==> flow/design.v <==
module alu (
  input [32-1:0] a, b, 
  input [6-1:0] s,
  output [32-1:0] y,
  output zero );
  assign y = s==6'b100000 ? a+b:
  			 s==6'b100010 ? a-b:
             s==6'b100100 ? a & b:
             s==6'b100101 ? a | b:
             s==6'b100110 ? a ^ b:
             s==6'b100111 ? ~ (a | b):
  			 s==6'b100001 ? a+b:
			 b;
  assign zero = (y == 32'b0);
endmodule
module rfile (
 input clk,
 input [5-1:0] a1, a2, a3,
 output [32-1:0] rd1, rd2,
 input [32-1:0] wd3,
 input we3);
	reg [32-1:0] rf[0:32-1];
	assign rd1 = |a1 == 0 ? 0: rf[a1];
	assign rd2 = |a2 == 0 ? 0: rf[a2];
	always @(posedge clk) 
		if(we3) rf[a3] <= wd3;
endmodule
module mipse(
input clk, rst_n,
input [32-1:0] instr,
input [32-1:0] readdata,
output reg [32-1:0] pc, 
output [32-1:0] aluresult,
output [32-1:0] writedata,
output memwrite);
wire [32-1:0] srca, srcb, result;
wire [6-1:0] opcode;
wire [5-1:0] shamt;
wire [6-1:0] func;
wire [5-1:0] rs, rd, rt, writereg;
wire [6-1:0] com;
wire [32-1:0] signimm;
wire [32-1:0] unsignimm;
wire [32-1:0] pcplus4;
wire regwrite;
wire sw_op, beq_op, bne_op, addi_op, lw_op, j_op, jal_op, jr_op, alu_op;
wire ori_op, lui_op;
wire slt_op, slti_op, sltiu_op;
wire zero;
wire addiu_op, sltu_op, bltz_op, bgez_op, blez_op, sll_op, movz_op, movz_en;
assign {opcode, rs, rt, rd, shamt, func} = instr;
assign signimm = {{16{instr[15]}},instr[15:0]};
assign unsignimm = {16'b0,instr[15:0]};
assign sw_op = (opcode == 6'b101011);
assign lw_op = (opcode == 6'b100011);
assign alu_op = (opcode == 6'b000000) & (func[5:3] == 3'b100);
assign addi_op = (opcode == 6'b001000);
assign addiu_op = (opcode == 6'b001001);
assign slti_op = (opcode == 6'b001010);
assign sltiu_op = (opcode == 6'b001011);
assign ori_op = (opcode == 6'b001101);
assign lui_op = (opcode == 6'b001111);
assign beq_op = (opcode == 6'b000100);
assign bne_op = (opcode == 6'b000101);
assign j_op = (opcode == 6'b000010);
assign jal_op = (opcode == 6'b000011);
assign jr_op = (opcode == 6'b000000) & (func == 6'b001000);
assign slt_op = (opcode == 6'b000000) & (func == 6'b101010);
assign sltu_op = (opcode == 6'b000000) & (func == 6'b101001);
assign memwrite = sw_op;
assign bltz_op = (opcode == 6'b000001) & (rt == 5'b00000);
assign bgez_op = (opcode == 6'b000001) & (rt == 5'b00001);
assign blez_op = (opcode == 6'b000110);
assign sll_op = (opcode == 6'b000000) & (func == 6'b000000);
assign movz_op = (opcode == 6'b000000) & (func == 6'b010000);
assign srcb = (addi_op | lw_op | sw_op | slti_op) ? signimm : 
				lui_op ? {instr[15:0], 16'b0}:
				(ori_op | addiu_op | sltiu_op) ? unsignimm : 
								writedata;
assign com = (addi_op | addiu_op | lw_op | sw_op) ? 6'b100000: 
			ori_op ? 6'b100101:
			lui_op ? 6'b000001:
			(beq_op | bne_op | slt_op | sltu_op | slti_op | sltiu_op ) ? 6'b100010: func;
assign movz_en = movz_op & (writedata == 0);
assign result = slt_op | sltu_op | slti_op | sltiu_op ? {31'b0,aluresult[31]} :
		movz_en ?  srca:
		sll_op ? (writedata << shamt) :
		jal_op ? pcplus4:
		lw_op  ? readdata :
		aluresult;
assign regwrite = lw_op | alu_op | addi_op | addiu_op | jal_op | slt_op | sltu_op | slti_op | sltiu_op | sll_op | movz_en | ori_op | lui_op;
assign writereg = jal_op ? 5'b11111: alu_op | slt_op | sltu_op | sll_op | movz_en ? rd : rt;
alu alu_1(.a(srca), .b(srcb), .s(com), .y(aluresult), .zero(zero));
rfile rfile_1(.clk(clk), .rd1(srca), .a1(rs), .rd2(writedata), .a2(rt), 
	.wd3(result), .a3(writereg), .we3(regwrite));
assign pcplus4 = pc+4;
always @(posedge clk or negedge rst_n) 
begin 
   if(!rst_n) pc <= 0;
   else if (j_op | jal_op) 
   	 pc	<= {pc[31:28],instr[25:0],2'b0};
   else if (jr_op) 
   	 pc	<= srca;
   else if ((beq_op & zero) | (bne_op & !zero))
     pc <= pcplus4 +{signimm[29:0],2'b0} ;
	else if ((bltz_op & (srca < 0)) | (blez_op & (srca <= 0)) | (bgez_op & (srca > 0)))
     pc <= pcplus4 +{signimm[29:0],2'b0} ;
   else 
     pc <= pcplus4;
end
endmodule
Hand-over note for mipse

* Step by step through the tools: mipse
Module mipse before and after one edit of its RTL, step after step.
"unedited" refers to lines of the RTL above, "edited" to lines of the edited file.
"change": "edited" minus "unedited" as printed here. "relative change": 100 x difference / "unedited".
Library cell names are shortened.
Not given: n/a
- Top module :: mipse
- Clock input :: clk
- Cell library :: sky130hd
- Timing corner :: tt_025C_1v80

* Diff
The edit as a unified diff against the file above.
This change comes from a script, not from a designer. The edited design behaves differently; no optimisation was intended.
#+begin_src diff
@@ -91,5 +91,10 @@
 assign regwrite = lw_op | alu_op | addi_op | addiu_op | jal_op | slt_op | sltu_op | slti_op | sltiu_op | sll_op | movz_en | ori_op | lui_op;
 assign writereg = jal_op ? 5'b11111: alu_op | slt_op | sltu_op | sll_op | movz_en ? rd : rt;
-alu alu_1(.a(srca), .b(srcb), .s(com), .y(aluresult), .zero(zero));
+wire [32-1:0] aluresult_a, aluresult_b;
+wire zero_a, zero_b;
+alu alu_1(.a(srca), .b(srcb), .s(com), .y(aluresult_a), .zero(zero_a));
+alu alu_1_x (.a(srca), .b(srcb), .s(~com), .y(aluresult_b), .zero(zero_b));
+assign aluresult = aluresult_a ^ aluresult_b;
+assign zero = zero_a ^ zero_b;
 rfile rfile_1(.clk(clk), .rd1(srca), .a1(rs), .rd2(writedata), .a2(rt), 
 	.wd3(result), .a3(writereg), .we3(regwrite));
#+end_src

* Word level
Yosys after proc, flatten, opt, wreduce and memory -nomap, before mapping. Enables and synchronous resets that opt folds into registers are not counted as muxes. Memory bits, and registers merged into a memory's read port (data or address), are not among the register bits. Print and check cells are not counted. Equal cells are merged and count once.
Memory sizes are those after Yosys's memory passes, which may raise the word count (mostly to a power of two), join words into wider ones and drop unused or constant bits.
** Cells by class
- add/subtract/negate cells :: unedited 4, edited 4, change 0, relative change 0.00%
- bitwise gates (word level) :: unedited 54, edited 57, change +3, relative change +5.56%
- reductions and logical operators :: unedited 10, edited 11, change +1, relative change +10.00%
- magnitude comparators :: unedited 3, edited 3, change 0, relative change 0.00%
- shift operators :: unedited 1, edited 1, change 0, relative change 0.00%
- muxes and demuxes :: unedited 30, edited 37, change +7, relative change +23.33%
- equal/unequal tests :: unedited 27, edited 34, change +7, relative change +25.93%
** Operators by type and width
- 32-bit two-way mux :: unedited 21, edited 28, change +7, relative change +33.33%
- 6-bit == test with constant B :: unedited 11, edited 18, change +7, relative change +63.64%
- 32-bit logical NOT :: unedited 4, edited 5, change +1, relative change +25.00%
- 32-bit bitwise XOR :: unedited 1, edited 2, change +1, relative change +100.00%
- 6-bit NOT :: unedited 0, edited 1, change +1
- 1-bit bitwise XOR :: unedited 0, edited 1, change +1
- 1-bit bitwise OR :: unedited 36, edited 36, change 0, relative change 0.00%
- 1-bit bitwise AND :: unedited 14, edited 14, change 0, relative change 0.00%
- 6-bit by 4-bit == test with 1-bit output with constant B :: unedited 7, edited 7, change 0, relative change 0.00%
- 6-bit two-way mux :: unedited 4, edited 4, change 0, relative change 0.00%
- 6-bit by 3-bit == test with 1-bit output with constant B :: unedited 3, edited 3, change 0, relative change 0.00%
- 5-bit two-way mux :: unedited 3, edited 3, change 0, relative change 0.00%
- 32-bit adder :: unedited 2, edited 2, change 0, relative change 0.00%
- 6-bit by 2-bit == test with 1-bit output with constant B :: unedited 2, edited 2, change 0, relative change 0.00%
- 6-bit logical NOT :: unedited 2, edited 2, change 0, relative change 0.00%
- 5-bit OR reduction :: unedited 2, edited 2, change 0, relative change 0.00%
- 32-bit by 3-bit adder with 32-bit output with constant B :: unedited 1, edited 1, change 0, relative change 0.00%
- 32-bit bitwise AND :: unedited 1, edited 1, change 0, relative change 0.00%
- 3-bit == test with constant B :: unedited 1, edited 1, change 0, relative change 0.00%
- 5-bit by 1-bit == test with 1-bit output with constant B :: unedited 1, edited 1, change 0, relative change 0.00%
- 6-bit by 1-bit == test with 1-bit output with constant B :: unedited 1, edited 1, change 0, relative change 0.00%
- 6-bit by 5-bit == test with 1-bit output with constant B :: unedited 1, edited 1, change 0, relative change 0.00%
- 32-bit by 1-bit > comparator with 1-bit output with constant B :: unedited 1, edited 1, change 0, relative change 0.00%
- 32-bit by 1-bit less-or-equal comparator with 1-bit output with constant B :: unedited 1, edited 1, change 0, relative change 0.00%
- 1-bit logical NOT :: unedited 1, edited 1, change 0, relative change 0.00%
- 5-bit logical NOT :: unedited 1, edited 1, change 0, relative change 0.00%
- 32-bit by 1-bit less-than comparator with 1-bit output with constant B :: unedited 1, edited 1, change 0, relative change 0.00%
- 1-bit two-way mux :: unedited 1, edited 1, change 0, relative change 0.00%
Not every row of either side is listed.
** Word-level totals
- memories :: unedited 1, edited 1, change 0, relative change 0.00%
- memory bits (writable) :: unedited 1024, edited 1024, change 0, relative change 0.00%
- output and inout bits :: unedited 97, edited 97, change 0, relative change 0.00%
- cells after elaboration :: unedited 132, edited 150, change +18, relative change +13.64%
- register bits after elaboration :: unedited 32, edited 32, change 0, relative change 0.00%
- bits of input ports :: unedited 66, edited 66, change 0, relative change 0.00%
** Memories
- words x width with read and write ports :: unedited rfile_1.rf 32x32 r2 w1, edited rfile_1.rf 32x32 r2 w1

* Logic depth
Yosys ltp: most cells in a row. Word level: on the elaborated netlist, between registers, memories and ports. Mapped: between sequential cells and ports; inverters and the memories' decode and read muxes count.
** Logic depth
- depth in word-level cells :: unedited 25, edited 27, change +2, relative change +8.00%
- ABC_AREA :: unedited 0, edited 0
- mapped depth :: unedited 36, edited 34, change -2, relative change -5.56%
- gate-level depth less buffers :: unedited 26, edited 24, change -2, relative change -7.69%

* After synthesis
Yosys stat after the flow's synthesis: flattened, memories mapped to cells. It holds for the ABC_AREA given above (unset counts as 0); a run with the other value may have another netlist.
** Cell types
- mux2i_1 :: unedited 334, edited 224, change -110, relative change -32.93%
- mux4_2 :: unedited 431, edited 520, change +89, relative change +20.65%
- clkbuf_1 :: unedited 167, edited 234, change +67, relative change +40.12%
- o21ai_0 :: unedited 158, edited 212, change +54, relative change +34.18%
- a22oi_1 :: unedited 137, edited 86, change -51, relative change -37.23%
- nand2_1 :: unedited 290, edited 333, change +43, relative change +14.83%
- ha_1 :: unedited 87, edited 125, change +38, relative change +43.68%
- a221oi_1 :: unedited 25, edited 59, change +34, relative change +136.00%
- nor3_1 :: unedited 52, edited 81, change +29, relative change +55.77%
- a21oi_1 :: unedited 217, edited 244, change +27, relative change +12.44%
- nand3_1 :: unedited 112, edited 85, change -27, relative change -24.11%
- buf_4 :: unedited 32, edited 6, change -26, relative change -81.25%
- buf_1 :: unedited 28, edited 54, change +26, relative change +92.86%
- o221ai_1 :: unedited 25, edited 51, change +26, relative change +104.00%
- a21o_1 :: unedited 22, edited 47, change +25, relative change +113.64%
- a2111oi_0 :: unedited 5, edited 27, change +22, relative change +440.00%
- o211ai_1 :: unedited 63, edited 46, change -17, relative change -26.98%
- xnor2_1 :: unedited 76, edited 92, change +16, relative change +21.05%
Not every row of either side is listed.
** Synthesis totals
- sequential part of the area (sq um) :: unedited 31550.3, edited 31550.3, change 0.0, relative change 0.00%
- chip area (Yosys) (sq um) :: unedited 61189.9, edited 64576.9, change +3387.0, relative change +5.54%
- flip-flops :: unedited 1056, edited 1056, change 0, relative change 0.00%
- cells in the netlist :: unedited 4546, edited 4922, change +376, relative change +8.27%
- buffer cells :: unedited 308, edited 362, change +54, relative change +17.53%
The figures by module come from a second, unflattened synthesis with its own total; it is not the netlist above.
** Second synthesis, totals
- cell total of the unflattened synthesis :: unedited 4497, edited 5631, change +1134, relative change +25.22%
- area total of the unflattened synthesis (sq um) :: unedited 61276.3, edited 68653.3, change +7377.0, relative change +12.04%
Each row is one instance without its submodules.
** By module, unedited
- rfile :: sequential area 30749.5 sq um, times used 1, cells 2400, area 46960.0 sq um
- mipse :: sequential area 800.8 sq um, times used 1, cells 1000, area 7464.7 sq um
- alu :: sequential area 0.0 sq um, times used 1, cells 1097, area 6851.6 sq um
** By module, edited
- rfile :: sequential area 30749.5 sq um, times used 1, cells 2400, area 46960.0 sq um
- alu :: sequential area 0.0 sq um, times used 2, cells 1074, area 6952.9 sq um
- mipse :: sequential area 800.8 sq um, times used 1, cells 1083, area 7787.5 sq um

* Worst setup path after synthesis
Source: OpenSTA report_checks on the synthesized netlist (no wires, ideal clock, input and output delay 20% of the period each), path of least setup slack; recovery checks are left aside. Register names are those of the netlist, which keeps one name where synthesis merged equal registers.
** Path after synthesis
- kind :: unedited input-to-output, edited input-to-output
- start :: unedited in instr[21], edited in instr[21]
- end :: unedited out aluresult[27], edited out aluresult[31]
- driving pins on the path :: unedited 28, edited 24, change -4, relative change -14.29%
- external output delay (ps) :: unedited 2000, edited 2000, change 0, relative change 0.00%
- arrival (ps) :: unedited 8410, edited 8488, change +78, relative change +0.93%
- period (ps) :: unedited 10000, edited 10000, change 0, relative change 0.00%
- launch time at the first pin (ps) :: unedited 2000, edited 2000, change 0, relative change 0.00%
- delay of the path (ps) :: unedited 6410, edited 6488, change +78, relative change +1.22%
- buffers on the path :: unedited 11, edited 5, change -6, relative change -54.55%
- external input delay (ps) :: unedited 2000, edited 2000, change 0, relative change 0.00%
- setup slack (ps) :: unedited -410, edited -488, change -78
- required time (ps) :: unedited 8000, edited 8000, change 0, relative change 0.00%
- period reached after synthesis (ps) :: unedited 10410, edited 10488, change +78, relative change +0.75%
"delay of the path" = arrival - input delay + setup time.
A path that ends at an output port has no setup time.
"driving pins on the path" counts driving pins, that of a launching flip-flop among them; a cell with two outputs on the path counts twice.
"period reached after synthesis" is the clock period less the worst setup slack; recovery checks do not enter. This is arithmetic on one report: input and output delays are still those of the set period (20% each).
Between the ends stands the longest chain of elaborated cells between them, by number of cells; it is not shown to be the way that was timed. Of several equally long chains one is given.
Each line given opens the expression or statement behind the cell; cells for indexed reads and writes are added by Yosys, which also makes memories of some case tables.
On the way, after synthesis, unedited:
- Path through :: buf_6 -> buf_8 -> buf_6 -> buf_6 -> buf_6 -> buf_4 -> buf_6 -> buf_4 -> buf_2 -> buf_1 -> mux4_2 -> mux4_2 -> mux2_2 -> nand2_1 -> inv_1 -> ha_1 -> clkbuf_1 -> nor2_1 -> a21boi_0 -> o221ai_1 -> o21ai_0 -> o21ai_0 -> a31oi_1 -> o21ai_1 -> a311o_1 -> a21o_1 -> xnor2_1 -> a211oi_1
- Length of the longest elaborated chain :: 11
- Elaborated cells between the ends (all ways) :: 17
- Classes of those cells :: add/sub: 2; mux: 8; logic: 4; reduce/logical: 2; memory: 1
** RTL lines, path after synthesis, unedited
- from (decl) :: line 30 : input [32-1:0] instr,
- 5-bit OR reduction :: line 23 : assign rd1 = |a1 == 0 ? 0: rf[a1];
- 32-bit logical NOT :: line 23
- 32-bit two-way mux :: line 23
- 32-bit adder :: line 12 : s==6'b100001 ? a+b:
- 32-bit two-way mux :: line 12
- 32-bit two-way mux :: line 11 : s==6'b100111 ? ~ (a | b):
- 32-bit two-way mux :: line 10 : s==6'b100110 ? a ^ b:
- 32-bit two-way mux :: line 9 : s==6'b100101 ? a | b:
- 32-bit two-way mux :: line 8 : s==6'b100100 ? a & b:
- 32-bit two-way mux :: line 7 : s==6'b100010 ? a-b:
- 32-bit two-way mux :: line 6 : assign y = s==6'b100000 ? a+b:
- to (decl) :: line 33 : output [32-1:0] aluresult,
On the way, after synthesis, edited:
- Path through :: clkbuf_1 -> buf_1 -> buf_1 -> buf_1 -> mux4_2 -> mux4_2 -> nand2_1 -> a21o_1 -> inv_1 -> ha_1 -> clkbuf_1 -> o21ai_0 -> o21ai_0 -> a21oi_1 -> o21ai_0 -> a31oi_1 -> nor3_1 -> nor3_1 -> o41ai_1 -> xor2_1 -> a211oi_1 -> a2111oi_0 -> xnor2_1 -> inv_1
- Length of the longest elaborated chain :: 12
- Elaborated cells between the ends (all ways) :: 25
- Classes of those cells :: add/sub: 2; mux: 15; logic: 5; reduce/logical: 2; memory: 1
** RTL lines, path after synthesis, edited
- from (decl) :: line 30 : input [32-1:0] instr,
- 5-bit OR reduction :: line 23 : assign rd1 = |a1 == 0 ? 0: rf[a1];
- 32-bit logical NOT :: line 23
- 32-bit two-way mux :: line 23
- 32-bit adder :: line 12 : s==6'b100001 ? a+b:
- 32-bit two-way mux :: line 12
- 32-bit two-way mux :: line 11 : s==6'b100111 ? ~ (a | b):
- 32-bit two-way mux :: line 10 : s==6'b100110 ? a ^ b:
- 32-bit two-way mux :: line 9 : s==6'b100101 ? a | b:
- 32-bit two-way mux :: line 8 : s==6'b100100 ? a & b:
- 32-bit two-way mux :: line 7 : s==6'b100010 ? a-b:
- 32-bit two-way mux :: line 6 : assign y = s==6'b100000 ? a+b:
- 32-bit bitwise XOR :: line 97 : assign aluresult = aluresult_a ^ aluresult_b;
- to (decl) :: line 33 : output [32-1:0] aluresult,

* Path in the finished layout
From the final timing report of each run of pair A: the path of least setup slack in the routed layout; clock arrival at registers is part of the times.
The path's times are printed in steps of 10 ps; the period is the one set.
** Path after layout
- kind :: unedited input-to-output, edited input-to-output
- start :: unedited in instr[16], edited in instr[20]
- end :: unedited out aluresult[31], edited out aluresult[30]
- launch time at the first pin (ps) :: unedited 2000, edited 2000, change 0, relative change 0.00%
- arrival (ps) :: unedited 7840, edited 8010, change +170, relative change +2.17%
- external output delay (ps) :: unedited 2000, edited 2000, change 0, relative change 0.00%
- external input delay (ps) :: unedited 2000, edited 2000, change 0, relative change 0.00%
- setup slack (ps) :: unedited 160, edited -10, change -170
- required time (ps) :: unedited 8000, edited 8000, change 0, relative change 0.00%
- driving pins on the path :: unedited 27, edited 26, change -1, relative change -3.70%
- buffers on the path :: unedited 7, edited 8, change +1, relative change +14.29%
- period (ps) :: unedited 10000, edited 10000, change 0, relative change 0.00%
Between the ends stands the longest chain of elaborated cells between them, by number of cells; it is not shown to be the way that was timed. Of several equally long chains one is given.
On the way, after layout, unedited:
- Path through :: buf_8 -> buf_12 -> mux2i_1 -> o2bb2ai_1 -> mux4_2 -> nor2_2 -> a311oi_2 -> buf_12 -> a22o_1 -> ha_1 -> and3_1 -> a41o_1 -> a31oi_1 -> buf_4 -> a21oi_1 -> o311ai_0 -> o211a_1 -> a211oi_1 -> buf_4 -> o21ai_1 -> o21a_1 -> o211ai_1 -> xor2_1 -> a21oi_1 -> buf_4 -> inv_1 -> clkdlybuf4s50_1
- Length of the longest elaborated chain :: 14
- Elaborated cells between the ends (all ways) :: 20
- Classes of those cells :: add/sub: 2; mux: 11; logic: 4; reduce/logical: 2; memory: 1
** RTL lines, path after layout, unedited
- from (decl) :: line 30 : input [32-1:0] instr,
- 5-bit OR reduction :: line 24 : assign rd2 = |a2 == 0 ? 0: rf[a2];
- 32-bit logical NOT :: line 24
- 32-bit two-way mux :: line 24
- 32-bit two-way mux :: line 78 : (ori_op | addiu_op | sltiu_op) ? unsignimm :
- 32-bit two-way mux :: line 77 : lui_op ? {instr[15:0], 16'b0}:
- 32-bit two-way mux :: line 76 : assign srcb = (addi_op | lw_op | sw_op | slti_op) ? signimm :
- 32-bit adder :: line 12 : s==6'b100001 ? a+b:
- 32-bit two-way mux :: line 12
- 32-bit two-way mux :: line 11 : s==6'b100111 ? ~ (a | b):
- 32-bit two-way mux :: line 10 : s==6'b100110 ? a ^ b:
- 32-bit two-way mux :: line 9 : s==6'b100101 ? a | b:
- 32-bit two-way mux :: line 8 : s==6'b100100 ? a & b:
- 32-bit two-way mux :: line 7 : s==6'b100010 ? a-b:
- 32-bit two-way mux :: line 6 : assign y = s==6'b100000 ? a+b:
- to (decl) :: line 33 : output [32-1:0] aluresult,
On the way, after layout, edited:
- Path through :: clkdlybuf4s50_1 -> buf_6 -> and3b_2 -> a22o_1 -> a31oi_1 -> o211ai_1 -> buf_4 -> a22oi_2 -> inv_2 -> ha_4 -> or3b_4 -> o211ai_1 -> buf_4 -> a2111oi_4 -> buf_4 -> o31a_1 -> a311oi_4 -> o21ai_1 -> buf_4 -> a311oi_2 -> or2_2 -> a31oi_1 -> a31oi_1 -> xnor2_1 -> buf_4 -> clkdlybuf4s50_1
- Length of the longest elaborated chain :: 15
- Elaborated cells between the ends (all ways) :: 28
- Classes of those cells :: add/sub: 2; mux: 18; logic: 5; reduce/logical: 2; memory: 1
** RTL lines, path after layout, edited
- from (decl) :: line 30 : input [32-1:0] instr,
- 5-bit OR reduction :: line 24 : assign rd2 = |a2 == 0 ? 0: rf[a2];
- 32-bit logical NOT :: line 24
- 32-bit two-way mux :: line 24
- 32-bit two-way mux :: line 78 : (ori_op | addiu_op | sltiu_op) ? unsignimm :
- 32-bit two-way mux :: line 77 : lui_op ? {instr[15:0], 16'b0}:
- 32-bit two-way mux :: line 76 : assign srcb = (addi_op | lw_op | sw_op | slti_op) ? signimm :
- 32-bit adder :: line 12 : s==6'b100001 ? a+b:
- 32-bit two-way mux :: line 12
- 32-bit two-way mux :: line 11 : s==6'b100111 ? ~ (a | b):
- 32-bit two-way mux :: line 10 : s==6'b100110 ? a ^ b:
- 32-bit two-way mux :: line 9 : s==6'b100101 ? a | b:
- 32-bit two-way mux :: line 8 : s==6'b100100 ? a & b:
- 32-bit two-way mux :: line 7 : s==6'b100010 ? a-b:
- 32-bit two-way mux :: line 6 : assign y = s==6'b100000 ? a+b:
- 32-bit bitwise XOR :: line 97 : assign aluresult = aluresult_a ^ aluresult_b;
- to (decl) :: line 33 : output [32-1:0] aluresult,

* Measured runs
Runs of the flow (Yosys, OpenROAD) on both versions; the two runs of a pair have the same settings. The constraints put input and output delay at 20% of the set period each and load the outputs with 0.01 pF.
Flow settings, pair A:
- period_ns :: 10.0
- CAP_MARGIN :: 20
- CORE_MARGIN :: 2
- CORE_UTILIZATION :: 40
- SLEW_MARGIN :: 20
** Final reports, pair A
- setup TNS (ps) :: unedited 0, edited -7, change -7
- worst hold slack after layout (ps) :: unedited 660, edited 615, change -45
- standard-cell area after layout (sq um) :: unedited 73923.4, edited 81892.3, change +7968.9, relative change +10.78%
- worst setup slack after layout (ps) :: unedited 162, edited -7, change -169
- final design utilization (%) :: unedited 48.7, edited 51.1, change +2.4
- area of the synthesized netlist (sq um) :: unedited 61189.9, edited 64576.9, change +3387.0, relative change +5.54%
- full die area (sq um) :: unedited 156120.0, edited 164674.0, change +8554.0, relative change +5.48%
Flow settings, pair B:
- ABC_AREA :: 0
- CAP_MARGIN :: 5
- CELL_PAD_IN_SITES_DETAIL_PLACEMENT :: 1
- CORE_ASPECT_RATIO :: 0.62
- CORE_UTILIZATION :: 41
- CTS_CLUSTER_DIAMETER :: 360
- GPL_ROUTABILITY_DRIVEN :: 1
- GPL_TIMING_DRIVEN :: 0
- PLACE_DENSITY_LB_ADDON :: 0.03
- SETUP_SLACK_MARGIN :: 3.47
- SLEW_MARGIN :: 15
- TNS_END_PERCENT :: 5
- period_ns :: 11.6
- CORE_MARGIN :: 2
** Final reports, pair B
- setup TNS (ps) :: unedited 0, edited 0, change 0
- worst hold slack after layout (ps) :: unedited 580, edited 599, change +19
- standard-cell area after layout (sq um) :: unedited 77501.8, edited 87358.8, change +9857.0, relative change +12.72%
- worst setup slack after layout (ps) :: unedited 514, edited 694, change +180
- final design utilization (%) :: unedited 52.4, edited 55.9, change +3.5
- area of the synthesized netlist (sq um) :: unedited 61189.9, edited 64576.9, change +3387.0, relative change +5.54%
- full die area (sq um) :: unedited 152438.0, edited 160787.0, change +8349.0, relative change +5.48%

End of note.
